==> flow/design.v <==
`timescale 1ns / 1ps
module rise_detect(
    input clk,
    input rst,
    input d,
    output rise
);
reg d_q;
always @(posedge clk) begin
    if(rst)
        d_q <= 0;
    else
        d_q <= d;
end
assign rise = d & ~d_q;
endmodule
`timescale 1ns / 1ps
module divider
#(parameter COUNT = 32'd499)
(
	input clk,
    input rst,
    input en,
    output divided_clk
    );
reg [31:0] count;
reg div_temp;
always @(posedge clk) begin
    if(rst) begin
        count <= 0;
        div_temp <= 0;
    end else if(en) begin
        count <= count + 1;
	    if(count == COUNT)
	    begin
	       count <= 0;
	       div_temp <= ~div_temp;
	    end
    end
end 
assign divided_clk = div_temp;
endmodule
`timescale 1ns / 1ps
module eight_bit_counter
#(parameter COUNT = 5)
(
    input wire clk,
    input wire rst,
    input wire tick,
    input wire reset_count,
    output wire rollover,
    output wire [7:0] count_out
);
reg int_rollover;
reg [7:0] int_count;
always @(posedge clk) begin
    if(rst || reset_count) begin
        int_count <= 0;
        int_rollover <= 0;
    end else if(tick) begin
        if(int_count == COUNT) begin
            int_count <= 0;
            int_rollover <= 1;
        end else begin
            int_count <= int_count + 1;
            int_rollover <= 0;
        end
    end 
end
assign rollover = int_rollover;
assign count_out = int_count;
endmodule
`timescale 1ns / 1ps
module bin_to_decimal(
	input [15:0] B,
	output reg [19:0] bcdout
	);
	reg [35:0] z;
	integer i;
always @(*)
  begin
    for(i = 0; i <= 35; i = i+1)
	z[i] = 0;
    z[18:3] = B;  
    repeat(13)
	 begin
	if(z[19:16] > 4)	
		z[19:16] = z[19:16] + 3;
	if(z[23:20] > 4) 	
		z[23:20] = z[23:20] + 3;
	if(z[27:24] > 4) 	
		z[27:24] = z[27:24] + 3;
	if(z[31:28] > 4) 	
		z[31:28] = z[31:28] + 3;
	if(z[35:32] > 4) 	
		z[35:32] = z[35:32] + 3;
	z[35:1] = z[34:0];
    end      
    bcdout = z[35:16]; 
  end         
endmodule
`timescale 1ns / 1ps
module increment_selector(
input selector,
input in_0,
input in_1,
output signal
    );
reg signal_temp;
always @(*) begin
    if(selector) begin
        signal_temp <= in_0;
    end else begin
        signal_temp <= in_1;
    end
end
assign signal = signal_temp;
endmodule
`timescale 1ns / 1ps
module count_time(
input master_clock,
input rst,
input set_time,
input increment_hours,
input increment_minutes,
output [5:0] raw_value_mins,
output [5:0] raw_value_hrs,
output [7:0] hours_bcd,
output [7:0] minutes_bcd,
output [7:0] seconds_bcd
    );
wire minutes_increment;
wire hours_increment;
wire seconds_ticker;
wire minutes_ticker;
wire hours_ticker;
wire [7:0] seconds_raw_value;
wire [7:0] minutes_raw_value;
wire [7:0] hours_raw_value;
wire seconds_tick;
wire minutes_tick;
wire hours_tick;
assign raw_value_hrs = hours_raw_value[5:0];
assign raw_value_mins = minutes_raw_value[5:0];
divider u1(
.clk(master_clock),
.rst(rst),
.en(1'b1),
.divided_clk(seconds_ticker)
);
rise_detect u1_edge(
.clk(master_clock),
.rst(rst),
.d(seconds_ticker),
.rise(seconds_tick)
);
eight_bit_counter #(.COUNT(59)) u2 (
.clk(master_clock),
.rst(rst),
.tick(seconds_tick),
.reset_count(1'b0),
.rollover(minutes_ticker),
.count_out(seconds_raw_value[7:0])
);
increment_selector u3(
.selector(set_time),
.in_0(increment_minutes),
.in_1(minutes_ticker),
.signal(minutes_increment)
);
rise_detect u3_edge(
.clk(master_clock),
.rst(rst),
.d(minutes_increment),
.rise(minutes_tick)
);
eight_bit_counter #(.COUNT(59)) u4 (
.clk(master_clock),
.rst(rst),
.tick(minutes_tick),
.reset_count(1'b0),
.count_out(minutes_raw_value[7:0]),
.rollover(hours_ticker)
);
increment_selector u5(
.selector(set_time),
.in_0(increment_hours),
.in_1(hours_ticker),
.signal(hours_increment)
);
rise_detect u5_edge(
.clk(master_clock),
.rst(rst),
.d(hours_increment),
.rise(hours_tick)
);
eight_bit_counter #(.COUNT(23)) u6 (
.clk(master_clock),
.rst(rst),
.tick(hours_tick),
.reset_count(1'b0),
.rollover(),
.count_out(hours_raw_value)
);
bin_to_decimal u7(
.B(seconds_raw_value[7:0]),
.bcdout(seconds_bcd)
);
bin_to_decimal u8(
.B(minutes_raw_value[7:0]),
.bcdout(minutes_bcd)
);
bin_to_decimal u9(
.B(hours_raw_value[7:0]),
.bcdout(hours_bcd)
);
endmodule
`timescale 1ns / 1ps
module debounce_button(
input clk,
input rst,
input debounce_in,
output debounce_out
    );
wire q_temp1;
wire q_temp2;
wire q_temp3;
wire q_temp3_bar;
wire slow_clk;
wire slow_tick;
assign q_temp3_bar = ~q_temp3;
assign debounce_out = q_temp3_bar & q_temp2;
d_flipflop u1(
.clk(clk),
.rst(rst),
.en(slow_tick),
.D(debounce_in),
.Q(q_temp1)
);
d_flipflop u2(
.clk(clk),
.rst(rst),
.en(slow_tick),
.D(q_temp1),
.Q(q_temp2)
);
d_flipflop u3(
.clk(clk),
.rst(rst),
.en(slow_tick),
.D(q_temp2),
.Q(q_temp3)
);
divider #(.COUNT(32'd15)) u4(
.clk(clk),
.rst(rst),
.en(1'b1),
.divided_clk(slow_clk)
);
rise_detect u4_edge(
.clk(clk),
.rst(rst),
.d(slow_clk),
.rise(slow_tick)
);
endmodule
module d_flipflop(
input clk,
input rst,
input en,
input D,
output reg Q
);
always @(posedge clk)begin
    if(rst)
        Q <= 0;
    else if(en)
        Q <= D;
end
endmodule
`timescale 1ns / 1ps
module set_time(
input master_clk,
input rst,
input change_selection,
input increment_selection,
output reg set_minutes,
output reg set_hours
    );
reg previous_change_selection_state;
reg previous_increment_selection_state;
reg mode;
always @(posedge master_clk) begin
    if(rst) begin
        mode <= 0;
        previous_change_selection_state <= 0;
    end else if(change_selection && !previous_change_selection_state) begin
        mode <= ~mode;
        previous_change_selection_state <= 1;
    end else if (!change_selection && previous_change_selection_state) begin
        mode <= mode;
        previous_change_selection_state <= 0;
    end else begin
        mode <= mode;
        previous_change_selection_state <= previous_change_selection_state;
    end
end
always @(posedge master_clk) begin
    if(rst) begin
        set_minutes <= 0;
        set_hours <= 0;
        previous_increment_selection_state <= 0;
    end else if(increment_selection && (!previous_increment_selection_state)) begin
        if(mode) begin
             set_minutes <= 1;
             set_hours <= 0;         
        end else begin
             set_minutes <= 0;
             set_hours <= 1;   
        end
        previous_increment_selection_state <= 1;
    end else if(!increment_selection && previous_increment_selection_state) begin
        set_minutes <= 0;
        set_hours <= 0; 
        previous_increment_selection_state <= 0;
    end else begin
        set_minutes <= 0;
        set_hours <= 0; 
        previous_increment_selection_state <= previous_increment_selection_state;
    end    
end    
endmodule
`timescale 1ns / 1ps
module stopwatch(
input master_clock,
input rst,
input enable,
input trigger,
input reset,
output [7:0] seconds_bcd,
output [7:0] milliseconds_bcd
    );
reg master_clock_mux;
reg trigger_enable;
reg previous_state;
wire milliseconds_tick;
wire seconds_tick;
wire milliseconds_ticker;
wire seconds_ticker;
wire [7:0] milliseconds_raw_value;
wire [7:0] seconds_raw_value;
always @(posedge master_clock) begin
    if(rst) begin
        trigger_enable <= 0;
        previous_state <= 0;
    end else if(trigger && !previous_state) begin
        trigger_enable <= ~trigger_enable;
        previous_state <= 1;
    end else if (!trigger && previous_state) begin
        trigger_enable <= trigger_enable;
        previous_state <= 0;
    end else begin
        trigger_enable <= trigger_enable;
        previous_state <= previous_state;
    end
end
always @(*) begin
    if(enable && trigger_enable) begin
        master_clock_mux = 1'b1;
    end
    else begin
        master_clock_mux = 1'b0;
    end
end
divider #(.COUNT(32'd4)) u1(
.clk(master_clock),
.rst(rst),
.en(master_clock_mux),
.divided_clk(milliseconds_ticker)
);
rise_detect u1_edge(
.clk(master_clock),
.rst(rst),
.d(milliseconds_ticker),
.rise(milliseconds_tick)
);
eight_bit_counter #(.COUNT(99)) u2 (
.clk(master_clock),
.rst(rst),
.tick(milliseconds_tick),
.reset_count(reset),
.count_out(milliseconds_raw_value[7:0]),
.rollover(seconds_ticker)
);
rise_detect u2_edge(
.clk(master_clock),
.rst(rst),
.d(seconds_ticker),
.rise(seconds_tick)
);
eight_bit_counter #(.COUNT(99)) u3 (
.clk(master_clock),
.rst(rst),
.tick(seconds_tick),
.rollover(),
.reset_count(reset),
.count_out(seconds_raw_value[7:0])
);
bin_to_decimal u4(
.B(milliseconds_raw_value[7:0]),
.bcdout(milliseconds_bcd)
);
bin_to_decimal u5(
.B(seconds_raw_value[7:0]),
.bcdout(seconds_bcd)
);
endmodule
`timescale 1ns / 1ps
module alarm(
input [5:0] alarm_mins,
input [5:0] alarm_hours,
input [5:0] mins_value,
input [5:0] hours_value,
output reg [15:0] flash
    );
always @(*) begin
    if((mins_value == alarm_mins) && (hours_value == alarm_hours)) begin
        flash <= 16'b1111111111111111;
    end else begin
        flash <= 0;
    end
end    
endmodule
`timescale 1ns / 1ps
module converter(
input [1:0] converter_input,
output reg [3:0] converter_output
    );
always @(*) begin
    case(converter_input)
        2'b00 : converter_output <= 4'b0001;
        2'b01 : converter_output <= 4'b0010;
        2'b10 : converter_output <= 4'b0100;
        default : converter_output <= 4'b1000;
    endcase
end   
endmodule
`timescale 1ns / 1ps
module mux
(
input selector,
input [15:0] group0,
input [15:0] group1,
output [15:0] group_out
);
reg [15:0] group_temp;    
assign group_out[15:0] = group_temp[15:0];  
always @(*) begin
    if(selector == 0) begin
        group_temp[15:0] <= group0[15:0];
    end
    else begin
        group_temp[15:0] <= group1[15:0];
    end
end    
endmodule
`timescale 1ns / 1ps
module display_demux(
input [1:0] mode,
input [15:0] clock_module_bcd,
input [15:0] stop_watch_bcd,
input [15:0] set_alarm_bcd,
output reg [15:0] output_bcd
);
always @(*) begin
    case(mode)
        2'b00 : output_bcd <= clock_module_bcd;
        2'b01 : output_bcd <= stop_watch_bcd;
        2'b10 : output_bcd <= clock_module_bcd;
        default : output_bcd <= set_alarm_bcd;
    endcase
end
endmodule
`timescale 1ns / 1ps
module seg7decimal(
	 input [15:0] x,
    input clk,
    input rst,
    input clr,
    output reg [6:0] a_to_g,
    output reg [3:0] an,
    output wire dp 
	 );
wire [1:0] s;	 
reg [3:0] digit;
wire [3:0] aen;
reg [3:0] clkdiv;
assign dp = 1;
assign s = clkdiv[3:2];
assign aen = 4'b1111;  
always @(posedge clk) 
	if (rst) digit <= 4'd0; else
	case(s)
	0:digit <= x[3:0];  
	1:digit <= x[7:4];  
	2:digit <= x[11:8];  
	3:digit <= x[15:12];  
	default:digit <= x[3:0];
	endcase
	always @(*)
case(digit)
0:a_to_g = 7'b1000000; 
1:a_to_g = 7'b1111001; 
2:a_to_g = 7'b0100100; 
3:a_to_g = 7'b0110000; 
4:a_to_g = 7'b0011001; 
5:a_to_g = 7'b0010010; 
6:a_to_g = 7'b0000010; 
7:a_to_g = 7'b1111000; 
8:a_to_g = 7'b0000000; 
9:a_to_g = 7'b0010000; 
'hA:a_to_g = 7'b0111111;  
'hB:a_to_g = 7'b1111111;  
'hC:a_to_g = 7'b1110111;
default: a_to_g = 7'b0000000;  
endcase
always @(*)begin
an=4'b1111;
if(aen[s] == 1)
an[s] = 0;
end
always @(posedge clk) begin
if ( clr == 1 || rst == 1)
clkdiv <= 0;
else
clkdiv <= clkdiv+1;
end
endmodule
`timescale 1ns / 1ps
 module Basys3_Abacus_Top(
	 input clk,
	 input rst,
    input btnC,
    input btnR,
    input btnU,
    input [15:0] sw,
     output [6:0] seg,
     output dp,
     output [3:0] an,
     output [15:0] led
 );
wire[15:0] seven_seg_input;
wire[15:0] clock_module_mux_output;
wire[15:0] joiner;
wire [7:0] hours_bcd;
wire [7:0] minutes_bcd;
wire [7:0] seconds_bcd;
wire [7:0] stopwatch_ms_bcd;
wire [7:0] stopwatch_s_bcd;
wire clock_mode;
wire stop_watch_mode;
wire set_time_mode;
wire set_alarm_mode;
wire set_time_inc_mins;
wire set_time_inc_hours;
wire [5:0] raw_value_mins;
wire [5:0] raw_value_hrs;
wire btnC_debounced;
wire btnU_debounced;
wire btnR_debounced;
debounce_button u_btnc(
.clk(clk),
.rst(rst),
.debounce_in(btnC),
.debounce_out(btnC_debounced)
);
debounce_button u_btnu(
.clk(clk),
.rst(rst),
.debounce_in(btnU),
.debounce_out(btnU_debounced)
);
debounce_button u_btnR(
.clk(clk),
.rst(rst),
.debounce_in(btnR),
.debounce_out(btnR_debounced)
);
converter u_mode(
.converter_input({sw[1],sw[0]}),
.converter_output({set_alarm_mode, set_time_mode, stop_watch_mode, clock_mode})
);
alarm u_alarm(
.alarm_mins(sw[9:4]),
.alarm_hours(sw[15:10]),
.mins_value(raw_value_mins),
.hours_value(raw_value_hrs),
.flash(led)
);
count_time u1(
.master_clock(clk),
.rst(rst),
.set_time(set_time_mode),
.increment_hours(set_time_inc_hours),
.increment_minutes(set_time_inc_mins),
.raw_value_mins(raw_value_mins),
.raw_value_hrs(raw_value_hrs),
.hours_bcd(hours_bcd),
.minutes_bcd(minutes_bcd),
.seconds_bcd(seconds_bcd)
);
mux u2(
.selector(btnC),
.group0({hours_bcd[7:0], minutes_bcd[7:0]}),
.group1(seconds_bcd[7:0]),
.group_out(clock_module_mux_output[15:0])
);
stopwatch u3
(
.master_clock(clk),
.rst(rst),
.enable(stop_watch_mode),
.trigger(btnC_debounced),
.reset(btnR_debounced),
.seconds_bcd(stopwatch_s_bcd),
.milliseconds_bcd(stopwatch_ms_bcd)
);
set_time u_set_time(
.master_clk(clk),
.rst(rst),
.change_selection(btnR_debounced),
.increment_selection(btnU_debounced),
.set_minutes(set_time_inc_mins),
.set_hours(set_time_inc_hours)
    );
display_demux u_display_demux(
.mode({sw[1],sw[0]}),
.clock_module_bcd(clock_module_mux_output),
.stop_watch_bcd({stopwatch_s_bcd, stopwatch_ms_bcd}),
.set_alarm_bcd(16'd0),
.output_bcd(seven_seg_input)
);
seg7decimal u5 (
.x(seven_seg_input[15:0]),
.clk(clk),
.rst(rst),
.clr(1'b0),
.a_to_g(seg),
.an(an),
.dp(dp)
);
endmodule
Tool chain data of Basys3_Abacus_Top:

The steps from the RTL of Basys3_Abacus_Top to its reports follow in flow order.
Lines are those of the file above, counted from 1.
Operators carry their Yosys type and port widths (W data, S select, Z words).
Library cell names are shortened.
The mark - stands for no value.

* top module: Basys3_Abacus_Top
* clock port: clk
* cell library: sky130hd
* library corner: tt_025C_1v80

After elaboration:

Yosys after proc, flatten, opt, wreduce and memory -nomap, before mapping. Print and check cells are not counted.
Yosys's memory passes give these memory sizes; they may raise the number of words (mostly to a power of two), join words into wider ones and drop unused or constant bits.

* register bits: 236
* bits in latches: 0
* bits in writable memories: 0
* ROM bits: 112
* clocked read ports x word width: 7
* memory cells: 1
* input port bits: 21
* output and inout port bits: 28
* cells after elaboration: 357

* $add $sub $neg: 77
* $mul: 0
* div/mod/pow operators: 0
* order comparisons: 65
* eq/ne operators: 17
* shift-type cells: 3
* mux-type cells: 92
* bitwise gates (word level): 32
* reductions and logical operators: 27

Memories
* (no name shown): depth 16, bits a word 7, read ports 1, wr ports 0, line 511 `case(digit)`

Operators by type and width (number)
* $gt A4 B3 Y1 const B: 55
* $add A32 B1 Y32 const B: 5
* $mux W4: 32
* $add A4 B2 Y4 const B: 30
* $mux W3: 35
* $eq A32 B4 Y1 const B: 3
* $add A3 B2 Y3 const B: 25
* $add A8 B1 Y8 const B: 5
* $mux W8: 5
* $eq A32 B3 Y1 const B: 1
* $eq A32 B9 Y1 const B: 1
* $pmux W16 S2: 1
* $mux W32: 1
* $mux W16: 2
* $not A1 Y1: 19
* $eq A8 B6 Y1 const B: 2
* $eq A8 B7 Y1 const B: 2
* $pmux W4 S4: 1
* $add A1 B2 Y3 const AB: 5
* $add A1 B2 Y3 const B: 5
* $gt A1 B3 Y1 const AB: 5
* $gt A1 B3 Y1 const B: 5
* $mux W1: 14
* $reduce_or A2 Y1: 6
* $eq A6 B6 Y1: 2
* $and A1 B1 Y1: 11
* $pmux W3 S3: 1
* $logic_and A1 B1 Y1: 8

Other operator kinds: 14; their cells: 26.

Longest topological paths:

Longest topological path by Yosys (ltp), each cell counted once; first at word level (registers and memories cut), then after technology mapping (sequential cells cut; the memories' decode and read muxes count).

* word-level depth: 18
* ABC_AREA: 0
* depth in mapped cells: 30

After synthesis:

Source: synth_stat.txt of the flow (Yosys; design flattened, memories mapped). It holds for the ABC_AREA given above (unset counts as 0); a run with the other value may have another netlist.

* mapped cells: 2037
* synthesis area: 16090.4 µm²
* sequential area: 4864.7 µm²
* mapped flip-flops: 243
* buffers: 109

Cell types
* dfxtp_1: number 243, area in all 4.86E+03 µm²
* nor2_1: number 318, area in all 1.19E+03 µm²
* ha_1: number 81, area in all 1.01E+03 µm²
* xor2_1: number 112, area in all 980.941 µm²
* xnor2_1: number 100, area in all 875.84 µm²
* nand2_1: number 134, area in all 502.982 µm²
* nand3_1: number 94, area in all 470.451 µm²
* mux2i_1: number 41, area in all 410.394 µm²
* a21oi_1: number 77, area in all 385.37 µm²
* nand4_1: number 56, area in all 350.336 µm²
* o21ai_0: number 60, area in all 300.288 µm²
* clkbuf_1: number 77, area in all 289.027 µm²
* inv_1: number 76, area in all 285.274 µm²
* and3_1: number 45, area in all 281.52 µm²
* nor4_1: number 45, area in all 281.52 µm²
* nor3_1: number 41, area in all 205.197 µm²
* nand2b_1: number 29, area in all 181.424 µm²
* nor2b_1: number 27, area in all 168.912 µm²

Other cell types: 83; their cells: 381.
By module: a second synthesis without flattening, with its own total; a netlist apart from the flattened one above.

* cell total of the unflattened synthesis: 5422
* area (unflattened synthesis): 39995.9 µm²

Each row is one instance without its submodules.

Modules
* bin_to_decimal: instances 5, cells 794, area 5398.9 µm², sequential area 0.0 µm²
* divider #(COUNT=15): instances 3, cells 187, area 1612.8 µm², sequential area 660.6 µm²
* divider #(COUNT=4): instances 1, cells 203, area 1711.6 µm², sequential area 660.6 µm²
* divider: instances 1, cells 190, area 1627.8 µm², sequential area 660.6 µm²
* eight_bit_counter #(COUNT=99): instances 2, cells 47, area 435.4 µm², sequential area 180.2 µm²
* eight_bit_counter #(COUNT=59): instances 2, cells 47, area 434.2 µm², sequential area 180.2 µm²
* seg7decimal: instances 1, cells 70, area 749.5 µm², sequential area 220.2 µm²
* eight_bit_counter #(COUNT=23): instances 1, cells 45, area 406.6 µm², sequential area 180.2 µm²
* rise_detect: instances 8, cells 3, area 47.5 µm², sequential area 20.0 µm²
* display_demux: instances 1, cells 53, area 345.3 µm², sequential area 0.0 µm²
* d_flipflop: instances 9, cells 3, area 33.8 µm², sequential area 20.0 µm²
* mux: instances 1, cells 18, area 249.0 µm², sequential area 0.0 µm²
* alarm: instances 1, cells 31, area 246.5 µm², sequential area 0.0 µm²
* set_time: instances 1, cells 17, area 190.2 µm², sequential area 100.1 µm²

Further modules, not shown: 6.

Path before layout:

Path of least setup slack by OpenSTA after synthesis, without wires, with an ideal clock, recovery checks aside; 20% of the period is set as input and as output delay. Where synthesis merged equal registers, the netlist keeps one of their names.

* path type: register -> register
* start point: reg u3.u2.int_count[5]
* end point: reg (name not given)
* clock period: 10000 ps
* arrival time: 5614 ps
* data required time: 9928 ps
* path slack: 4314 ps
* path delay: 5686 ps
* stages: 31
* buffers on the path: 0
* synthesis period reached: 5686 ps

"path delay" is the arrival time less input delay plus setup time.
"stages" counts driving pins, that of a launching flip-flop among them; a cell with two outputs on the path counts twice.
"synthesis period reached" is the clock period less the worst setup slack; recovery checks do not enter. This is arithmetic on one report: input and output delays are still those of the set period (20% each).
The rows between start and end are the longest chain of elaborated cells between them; the timing report does not say that the signal goes this way. Where chains are equally long, one stands for them.
A line is the first line of the expression or statement that the cell stems from. Yosys adds cells for indexed reads and writes and turns some case tables into memories.
At most two assigning lines are given for a register; there are more.

* path through: dfxtp_1 > inv_1 > ha_1 > inv_1 > ha_1 > xnor2_1 > ha_1 > or4_1 > and3_1 > inv_1 > ha_1 > a21oi_1 > o21a_1 > or2_2 > ha_1 > and3_1 > a32oi_1 > nand2_1 > a211o_1 > ha_1 > nor3b_1 > nor2_1 > o31a_1 > xor2_1 > a21oi_1 > a21oi_1 > nand3_1 > inv_1 > ha_1 > mux2_2 > mux2i_1
* length of the longest elaborated chain: 13
* elaborated cells between the ends (all ways): 30
* those cells by class: add/sub: 9; compare: 9; mux: 12

Ends and longest elaborated chain, after synthesis
* start: declaration: line 55 `reg [7:0] int_count;`
* start: assignment: line 58 `int_count <= 0;`
* start: assignment: line 65 `int_count <= int_count + 1;`
* $add A4 B2 Y4: line 88 `z[19:16] = z[19:16] + 3;`
* $mux W4: line 87 `if(z[19:16] > 4)`
* $gt A4 B3 Y1: line 87
* $mux W4: line 87
* $gt A4 B3 Y1: line 87
* $mux W4: line 87
* $gt A4 B3 Y1: line 87
* $mux W4: line 87
* $add A4 B2 Y4: line 88
* $mux W4: line 87
* $pmux W16 S2: line 476 `case(mode)`
* $pmux W4 S4: line 503 `case(s)`
* $mux W4

Worst path after layout:

From the final timing report of entry A: the path of least setup slack in the routed layout; clock arrival at registers is part of the times.
The report prints the path's times to 10 ps; the period is as set.

* path type: register -> register
* start point: reg u3.u2.int_count[5]
* end point: reg (name not given)
* clock period: 9170 ps
* arrival time: 7260 ps
* data required time: 9630 ps
* path slack: 2370 ps
* stages: 31
* buffers on the path: 0

The rows between start and end are the longest chain of elaborated cells between them; the timing report does not say that the signal goes this way. Where chains are equally long, one stands for them.
At most two assigning lines are given for a register; there are more.

* path through: dfxtp_1 > inv_1 > ha_1 > inv_1 > ha_1 > xnor2_1 > ha_1 > or4_1 > and3_1 > inv_1 > ha_1 > a21oi_1 > o21a_1 > or2_2 > ha_1 > and3_1 > a32oi_1 > nand2_1 > a211o_1 > ha_1 > nor3b_1 > nor2_1 > o31a_1 > xor2_1 > a21oi_1 > a21oi_1 > nand3_1 > ha_1 > inv_1 > nand2_1 > a32o_1
* length of the longest elaborated chain: 13
* elaborated cells between the ends (all ways): 30
* those cells by class: add/sub: 9; compare: 9; mux: 12

Ends and longest elaborated chain, post-layout
* start: declaration: line 55 `reg [7:0] int_count;`
* start: assignment: line 58 `int_count <= 0;`
* start: assignment: line 65 `int_count <= int_count + 1;`
* $add A4 B2 Y4: line 88 `z[19:16] = z[19:16] + 3;`
* $mux W4: line 87 `if(z[19:16] > 4)`
* $gt A4 B3 Y1: line 87
* $mux W4: line 87
* $gt A4 B3 Y1: line 87
* $mux W4: line 87
* $gt A4 B3 Y1: line 87
* $mux W4: line 87
* $add A4 B2 Y4: line 88
* $mux W4: line 87
* $pmux W16 S2: line 476 `case(mode)`
* $pmux W4 S4: line 503 `case(s)`
* $mux W4

# Flow runs of Basys3_Abacus_Top

Top module Basys3_Abacus_Top; platform sky130hd; tools Yosys and OpenROAD; 3 stored runs in no particular order. Input and output delays are each 20% of the period that was set; the output load is 0.01 pF.
"achieved period" is the run's clock period less its worst setup slack. It is reckoned from that one timing run; input and output delays stay at 20% of the period that was set.
"time on the worst setup path": the worst setup path's part of the clock period (all of it between registers, 20% less for each end at a port) less its slack. A launch clock that arrives late makes it longer, a capture clock that arrives late makes it shorter.
"overall power": no workload was simulated; the value follows from the tool's default switching activity.
"time on the worst setup path" is given in steps of 10 ps.

### Entry A

==> flow/run.sh <==
#!/bin/bash
# the make line also repeats the synthesis and layout settings of config.mk as NAME=value (left out here)
make -C /OpenROAD-flow-scripts/flow DESIGN_CONFIG=/design/flow/config.mk WORK_HOME=/design/flow/orfs CLKGATE_MAP_FILE= finish
==> flow/config.mk <==
export PLATFORM = sky130hd
export DESIGN_NAME = Basys3_Abacus_Top
export DESIGN_NICKNAME = Basys3_Abacus_Top
export VERILOG_FILES = /design/flow/design.v
export SDC_FILE = /design/flow/constraint.sdc
export NUM_CORES = 4
export LEC_CHECK = 0
export ABC_AREA = 0
export CAP_MARGIN = 20
export CELL_PAD_IN_SITES_DETAIL_PLACEMENT = 1
export CELL_PAD_IN_SITES_GLOBAL_PLACEMENT = 3
export CORE_ASPECT_RATIO = 1.16
export CORE_MARGIN = 4
export CORE_UTILIZATION = 40
export CTS_CLUSTER_SIZE = 72
export GPL_TIMING_DRIVEN = 0
export MIN_ROUTING_LAYER = met2
export PLACE_DENSITY_LB_ADDON = 0.28
export SLEW_MARGIN = 20
export TNS_END_PERCENT = 45
==> flow/constraint.sdc <==
create_clock -name core_clock -period 9.17 [get_ports {clk}]
set_input_delay 1.8340 -clock core_clock [delete_from_list [all_inputs] [get_ports {clk}]]
set_output_delay 1.8340 -clock core_clock [all_outputs]
set_load 0.01 [all_outputs]

Results of entry A:
- Smallest setup slack: 2371 ps
- Time on the worst setup path: 6800 ps
- Class of the worst setup path: register -> register
- Chip area in the Yosys report: 16090.4 µm²
- Overall die area: 43508.2 µm²
- Setup TNS: 0 ps
- Worst-case hold slack: 428 ps
- Overall power: 2.341 mW
- Achieved period: 6799 ps
- Standard-cell area of the final layout: 18164.9 µm²

### Entry B

==> flow/run.sh <==
#!/bin/bash
# the make line also repeats the synthesis and layout settings of config.mk as NAME=value (left out here)
make -C /OpenROAD-flow-scripts/flow DESIGN_CONFIG=/design/flow/config.mk WORK_HOME=/design/flow/orfs CLKGATE_MAP_FILE= finish
==> flow/config.mk <==
export PLATFORM = sky130hd
export DESIGN_NAME = Basys3_Abacus_Top
export DESIGN_NICKNAME = Basys3_Abacus_Top
export VERILOG_FILES = /design/flow/design.v
export SDC_FILE = /design/flow/constraint.sdc
export NUM_CORES = 4
export LEC_CHECK = 0
export ABC_AREA = 0
export CAP_MARGIN = 20
export CELL_PAD_IN_SITES_DETAIL_PLACEMENT = 1
export CELL_PAD_IN_SITES_GLOBAL_PLACEMENT = 1
export CORE_ASPECT_RATIO = 0.72
export CORE_MARGIN = 4
export CORE_UTILIZATION = 40
export CTS_CLUSTER_SIZE = 72
export GPL_TIMING_DRIVEN = 0
export MIN_ROUTING_LAYER = met2
export PLACE_DENSITY_LB_ADDON = 0.28
export SETUP_SLACK_MARGIN = -0.6
export SLEW_MARGIN = 20
export TNS_END_PERCENT = 45
==> flow/constraint.sdc <==
create_clock -name core_clock -period 9.17 [get_ports {clk}]
set_input_delay 1.8340 -clock core_clock [delete_from_list [all_inputs] [get_ports {clk}]]
set_output_delay 1.8340 -clock core_clock [all_outputs]
set_load 0.01 [all_outputs]

Results of entry B:
- Smallest setup slack: 2129 ps
- Time on the worst setup path: 7040 ps
- Class of the worst setup path: register -> register
- Chip area in the Yosys report: 16090.4 µm²
- Overall die area: 43542.2 µm²
- Setup TNS: 0 ps
- Worst-case hold slack: 448 ps
- Overall power: 2.521 mW
- Achieved period: 7041 ps
- Standard-cell area of the final layout: 18332.6 µm²

### Entry C

==> flow/run.sh <==
#!/bin/bash
# the make line also repeats the synthesis and layout settings of config.mk as NAME=value (left out here)
make -C /OpenROAD-flow-scripts/flow DESIGN_CONFIG=/design/flow/config.mk WORK_HOME=/design/flow/orfs CLKGATE_MAP_FILE= finish
==> flow/config.mk <==
export PLATFORM = sky130hd
export DESIGN_NAME = Basys3_Abacus_Top
export DESIGN_NICKNAME = Basys3_Abacus_Top
export VERILOG_FILES = /design/flow/design.v
export SDC_FILE = /design/flow/constraint.sdc
export NUM_CORES = 4
export LEC_CHECK = 0
export ABC_AREA = 0
export CAP_MARGIN = 35
export CORE_ASPECT_RATIO = 1.09
export CORE_MARGIN = 5
export CORE_UTILIZATION = 40
export CTS_CLUSTER_SIZE = 19
export MIN_ROUTING_LAYER = met2
export PLACE_DENSITY_LB_ADDON = 0.07
export SLEW_MARGIN = 30
==> flow/constraint.sdc <==
create_clock -name core_clock -period 10.0 [get_ports {clk}]
set_input_delay 2.0000 -clock core_clock [delete_from_list [all_inputs] [get_ports {clk}]]
set_output_delay 2.0000 -clock core_clock [all_outputs]
set_load 0.01 [all_outputs]

Results of entry C:
- Smallest setup slack: 3463 ps
- Time on the worst setup path: 6540 ps
- Class of the worst setup path: register -> register
- Chip area in the Yosys report: 16090.4 µm²
- Overall die area: 44340.8 µm²
- Setup TNS: 0 ps
- Worst-case hold slack: 431 ps
- Overall power: 2.093 mW
- Achieved period: 6537 ps
- Standard-cell area of the final layout: 17724.5 µm²
